==> flow/design.v <==
module life16(
    input clk,
    input load,
    input [255:0] data,
    output reg [255:0] q);
reg [3:0] sum;    
always @(posedge clk) begin
    if (load) begin q <= data; end
    else begin
        for (integer count = 0 ; count < 256 ; count++) begin
        if (count == 0) begin
            sum = q[1] + q[15] + q[16] + q[17] + q[31] + q[240] + q[241] +  q[255]; 
        end else if (count == 15) begin
            sum = q[14] + q[16] + q[0] + q[31] + q[240] + q[254] + q[30]  + q[255];
        end else if (count == 240) begin
            sum = q[0] + q[1] + q[15] + q[239] + q[241] + q[224] + q[225] + q[255];
        end else if (count == 255) begin
            sum = q[0] + q[14] +  q[15] + q[224] + q[238] + q[240] + q[239] + q[254];
        end else if (count > 0 && count < 15) begin
            sum = q[count -1] + q[count +1] + q[count +16] + q[count +15] + q[count +17] + q[count + 240] + q[count +239] + q[count +241];
        end else if (count % 16 == 0) begin 
            sum = q[count -1] + q[count +1] + q[count +15] + q[count +16] + q[count +17] + q[count -15] + q[count -16] + q[count +31];
        end else if (count % 16 == 15)  begin
            sum = q[count -1] + q[count +1] + q[count +15] + q[count -15]  + q[count +16] + q[count -16] + q[count -17]  + q[count -31];
        end else if (count > 240 && count < 255) begin
            sum = q[count -1] + q[count +1] + q[count - 15] + q[count - 16] + q[count - 17] + q[count - 240] + q[count - 241] + q[count - 239];
        end else begin
            sum = q[count -1] + q[count +1] + q[count -15] + q[count -16]  + q[count -17] + q[count +15] + q[count +16] + q[count +17];
        end
        if ((sum == 0 || sum == 1) || (sum >= 4)) begin
         	q[count] <= 0;
    	end else if (sum == 3) begin
         	q[count] <= 1;
    	end
    end
    end
end
endmodule
* From RTL to reports: life16
What the tools print for life16, step after step. Line numbers count from 1 in the design file above. Cell names lack the library's common part. A cell with -- has no value.
Set-up: top life16, clock port clk, library sky130hd, library corner tt_025C_1v80

* After elaboration
Counts by Yosys on the flattened word-level netlist (proc, flatten, opt, wreduce; memories kept). Register bits leave out memories and registers merged into their read ports (data or address). Print and check cells are left out. Cells with the same type and inputs are merged into one.
Operators by class: reductions and logical operators 1024, equality and inequality tests 512, div/mod/pow operators 0, bitwise gates (word level) 0, shift-type cells 0, $lt $le $gt $ge 256, multipliers 0, muxes and demuxes 1024, add/subtract/negate cells 1792
Operator list (number):
- adder 4 x 1 -> 4 bit | 1024
- adder 3 x 1 -> 4 bit | 256
- equality test 4 x 1 -> 1 bit (second input constant) | 256
- equality test 4 x 2 -> 1 bit (second input constant) | 256
- greater-or-equal comparator 4 x 3 -> 1 bit (second input constant) | 256
- logical NOT 4 bit | 256
- two-way mux 4 bit | 256
- adder 2 x 1 -> 3 bit | 256
- nonzero test 3 bit | 256
- two-way mux 1 bit | 768
- adder 1 x 1 -> 2 bit | 256
- logical OR 1 bit | 512
Storage and ports: memory bits (read-only) 0, word width x clocked read ports 0, RAM bits 0, bits of input ports 258, memories 0, register bits after elaboration 256, bits in latches 0, output and inout bits 256, word-level cells 4864

* Longest topological paths
Yosys ltp: most cells in a row. Word level: on the elaborated netlist, between registers, memories and ports. Mapped: between sequential cells and ports; inverters and the memories' decode and read muxes count.
Depth: depth in word-level cells 13, ABC_AREA 0, depth in mapped cells 11, gate-level depth less buffers 11

* Synthesis result
Yosys stat after the flow's synthesis: flattened, memories mapped to cells. It holds for the ABC_AREA given above (unset counts as 0); a run with the other value may have another netlist. The area totals of this step are shown rounded.
Cells by type:
- fa_1 | number 1023, area in all 2.05E+04 um^2
- ha_1 | number 768, area in all 9.61E+03 um^2
- edfxtp_1 | number 256, area in all 7.69E+03 um^2
- inv_1 | number 2047, area in all 7.68E+03 um^2
- mux2i_1 | number 256, area in all 2.56E+03 um^2
- nor4b_1 | number 256, area in all 2242.15 um^2
- nor3b_1 | number 250, area in all 1876.8 um^2
- or3_1 | number 256, area in all 1.6E+03 um^2
- a21oi_1 | number 250, area in all 1251.2 um^2
- nand2_1 | number 256, area in all 960.922 um^2
- buf_6 | number 45, area in all 506.736 um^2
- buf_4 | number 7, area in all 52.55 um^2
- a22oi_1 | number 6, area in all 45.043 um^2
- nor2_1 | number 6, area in all 22.522 um^2
- clkbuf_1 | number 5, area in all 18.768 um^2
Synthesis totals: mapped cells 5687, sequential area 7687 um^2, flip-flop cells 256, mapped area 56600 um^2, buffers 57

* Path before layout
Path of least setup slack by OpenSTA after synthesis, without wires, with an ideal clock, recovery checks aside; 20% of the period is set as input and as output delay. Where synthesis merged equal registers, the netlist keeps one of their names.
Timing post-synthesis: path type reg-to-reg, from register q[33], to register q[34], required time 4.746 ns, setup time 0.254 ns, path buffers 0, period 5.0 ns, stages on the path 12, setup slack 1.159 ns, arrival time 3.587 ns, path delay 3.841 ns, launch time at the first pin 0.000 ns, synthesis period reached 3.841 ns
"path delay" is the arrival time less input delay plus setup time. "stages on the path" counts driving pins, that of a launching flip-flop among them; a cell with two outputs on the path counts twice. "synthesis period reached" = period - worst setup slack (recovery checks aside). The figure is calculated, with input and output delays left at 20% of the set period. The rows between start and end are the longest chain of elaborated cells between them; the timing report does not say that the signal goes this way. Where chains are equally long, one stands for them. A line is the first line of the expression or statement that the cell stems from. Yosys adds cells for indexed reads and writes and turns some case tables into memories. A register here has more assigning lines than the two given. The path ends at the enable pin of a flip-flop; only ways to that pin are counted.
Between the ends, post-synthesis: cell sequence edfxtp_1 > inv_1 > fa_1 > fa_1 > fa_1 > inv_1 > ha_1 > inv_1 > fa_1 > nor4b_1 > a22oi_1 > or3_1, length of the longest elaborated chain 12, elaborated cells between the ends (all ways) 15, source lines of those cells 4, those cells by class add/sub: 7; compare: 1; eq/ne: 2; mux: 1; reduce/logical: 4
RTL lines, path post-synthesis:
- start: declaration | RTL line 5 | output reg [255:0] q);
- start: assignment | RTL line 8 | if (load) begin q <= data; end
- start: assignment | RTL line 31 | q[count] <= 0;
- adder 1 x 1 -> 2 bit | RTL line 28 | sum = q[count -1] + q[count +1] + q[count -15] + q[count -16]  + q[count -17] + q[count +15] + q[count +16] + ...
- adder 2 x 1 -> 3 bit | RTL line 28
- adder 3 x 1 -> 4 bit | RTL line 28
- adder 4 x 1 -> 4 bit (4 in a row) | RTL line 28
- two-way mux 4 bit | RTL line 8
- logical NOT 4 bit | RTL line 30 | if ((sum == 0 || sum == 1) || (sum >= 4)) begin
- logical OR 1 bit (2 in a row) | RTL line 30
- nonzero test 3 bit
- end: assignment | RTL line 8
- end: assignment | RTL line 31
- end: declaration | RTL line 5

* Timing after layout
From the final timing report of entry A: the path of least setup slack in the routed layout; clock arrival at registers is part of the times.
Timing after layout: path type reg-to-reg, from register q[125], to register q[141], path buffers 0, setup time 0.24 ns, period 5.0 ns, setup slack 0.23 ns, arrival time 5.19 ns, required time 5.42 ns, stages on the path 12, launch time at the first pin 0.66 ns
The rows between start and end are the longest chain of elaborated cells between them; the timing report does not say that the signal goes this way. Where chains are equally long, one stands for them. A register here has more assigning lines than the two given. The path ends at the enable pin of a flip-flop; only ways to that pin are counted.
Between the ends, after layout: cell sequence edfxtp_1 > inv_1 > fa_1 > fa_1 > fa_1 > inv_1 > ha_1 > inv_1 > fa_1 > nor4b_1 > a21oi_1 > or3_1, length of the longest elaborated chain 10, elaborated cells between the ends (all ways) 13, source lines of those cells 4, those cells by class add/sub: 5; compare: 1; eq/ne: 2; mux: 1; reduce/logical: 4
RTL lines, path after layout:
- start: declaration | RTL line 5 | output reg [255:0] q);
- start: assignment | RTL line 8 | if (load) begin q <= data; end
- start: assignment | RTL line 31 | q[count] <= 0;
- adder 3 x 1 -> 4 bit | RTL line 28 | sum = q[count -1] + q[count +1] + q[count -15] + q[count -16]  + q[count -17] + q[count +15] + q[count +16] + ...
- adder 4 x 1 -> 4 bit (4 in a row) | RTL line 28
- two-way mux 4 bit | RTL line 8
- logical NOT 4 bit | RTL line 30 | if ((sum == 0 || sum == 1) || (sum >= 4)) begin
- logical OR 1 bit (2 in a row) | RTL line 30
- nonzero test 3 bit
- end: assignment | RTL line 8
- end: assignment | RTL line 31
- end: declaration | RTL line 5

life16 through Yosys and OpenROAD on sky130hd: 3 stored runs, unordered, with their settings and measured results. The constraints put input and output delay at 20% of the set period each and load the outputs with 0.01 pF.
"achieved period" = clock period - worst setup slack. The figure is calculated, with input and output delays left at 20% of the set period.
"time on the worst setup path" is the time allowed to the run's worst setup path (the clock period less input and output delay, where it has them) less its slack. Clock arrival times count: a late capture clock shortens it, a late launch clock lengthens it.
Values from the reports are rounded here.

[entry A] flow files
==> flow/run.sh <==
#!/bin/bash
# the make line also repeats the synthesis and layout settings of config.mk as NAME=value (left out here)
make -C /OpenROAD-flow-scripts/flow DESIGN_CONFIG=/design/flow/config.mk WORK_HOME=/design/flow/orfs CLKGATE_MAP_FILE= finish
==> flow/config.mk <==
export PLATFORM = sky130hd
export DESIGN_NAME = life16
export DESIGN_NICKNAME = life16
export VERILOG_FILES = /design/flow/design.v
export SDC_FILE = /design/flow/constraint.sdc
export NUM_CORES = 4
export LEC_CHECK = 0
export CAP_MARGIN = 20
export CELL_PAD_IN_SITES_DETAIL_PLACEMENT = 1
export CORE_MARGIN = 6
export CORE_UTILIZATION = 26
export CTS_CLUSTER_DIAMETER = 342
export GPL_TIMING_DRIVEN = 0
export MAX_ROUTING_LAYER = met4
export MIN_ROUTING_LAYER = met2
export SLEW_MARGIN = 20
==> flow/constraint.sdc <==
create_clock -name core_clock -period 5.0 [get_ports {clk}]
set_input_delay 1.0000 -clock core_clock [delete_from_list [all_inputs] [get_ports {clk}]]
set_output_delay 1.0000 -clock core_clock [all_outputs]
set_load 0.01 [all_outputs]

[entry A] result: post-synthesis cell area 56600 um^2; area inside the die boundary 229000 um^2; standard-cell area after layout 66610 um^2; post-route utilization 0.309; worst slack on setup checks 0.232 ns; setup total negative slack 0.000 ns; smallest hold slack 0.737 ns; achieved period 4.768 ns; time on the worst setup path 4.77 ns; worst setup path type reg-to-reg

[entry B] flow files
==> flow/run.sh <==
#!/bin/bash
# the make line also repeats the synthesis and layout settings of config.mk as NAME=value (left out here)
make -C /OpenROAD-flow-scripts/flow DESIGN_CONFIG=/design/flow/config.mk WORK_HOME=/design/flow/orfs CLKGATE_MAP_FILE= finish
==> flow/config.mk <==
export PLATFORM = sky130hd
export DESIGN_NAME = life16
export DESIGN_NICKNAME = life16
export VERILOG_FILES = /design/flow/design.v
export SDC_FILE = /design/flow/constraint.sdc
export NUM_CORES = 4
export LEC_CHECK = 0
export CAP_MARGIN = 20
export CORE_MARGIN = 2
export CORE_UTILIZATION = 40
export SLEW_MARGIN = 20
==> flow/constraint.sdc <==
create_clock -name core_clock -period 5.9 [get_ports {clk}]
set_input_delay 1.1800 -clock core_clock [delete_from_list [all_inputs] [get_ports {clk}]]
set_output_delay 1.1800 -clock core_clock [all_outputs]
set_load 0.01 [all_outputs]

[entry B] result: post-synthesis cell area 56600 um^2; area inside the die boundary 144500 um^2; standard-cell area after layout 65050 um^2; post-route utilization 0.461; worst slack on setup checks 1.389 ns; setup total negative slack 0.000 ns; smallest hold slack 0.734 ns; achieved period 4.511 ns; time on the worst setup path 4.51 ns; worst setup path type reg-to-reg

[entry C] flow files
==> flow/run.sh <==
#!/bin/bash
# the make line also repeats the synthesis and layout settings of config.mk as NAME=value (left out here)
make -C /OpenROAD-flow-scripts/flow DESIGN_CONFIG=/design/flow/config.mk WORK_HOME=/design/flow/orfs CLKGATE_MAP_FILE= finish
==> flow/config.mk <==
export PLATFORM = sky130hd
export DESIGN_NAME = life16
export DESIGN_NICKNAME = life16
export VERILOG_FILES = /design/flow/design.v
export SDC_FILE = /design/flow/constraint.sdc
export NUM_CORES = 4
export LEC_CHECK = 0
export CAP_MARGIN = 25
export CELL_PAD_IN_SITES_DETAIL_PLACEMENT = 1
export CELL_PAD_IN_SITES_GLOBAL_PLACEMENT = 2
export CORE_ASPECT_RATIO = 1.7
export CORE_MARGIN = 2
export CORE_UTILIZATION = 27
export CTS_CLUSTER_SIZE = 87
export GPL_ROUTABILITY_DRIVEN = 0
export GPL_TIMING_DRIVEN = 1
export HOLD_SLACK_MARGIN = 0.15
export MAX_ROUTING_LAYER = met4
export PLACE_DENSITY_LB_ADDON = 0.3
export SLEW_MARGIN = 25
export TNS_END_PERCENT = 85
==> flow/constraint.sdc <==
create_clock -name core_clock -period 3.41 [get_ports {clk}]
set_input_delay 0.6820 -clock core_clock [delete_from_list [all_inputs] [get_ports {clk}]]
set_output_delay 0.6820 -clock core_clock [all_outputs]
set_load 0.01 [all_outputs]

[entry C] result: post-synthesis cell area 56600 um^2; area inside the die boundary 213400 um^2; standard-cell area after layout 79300 um^2; post-route utilization 0.38; worst slack on setup checks -0.550 ns; setup total negative slack -137.7 ns; smallest hold slack 0.556 ns; achieved period 3.960 ns; time on the worst setup path 3.96 ns; worst setup path type reg-to-reg
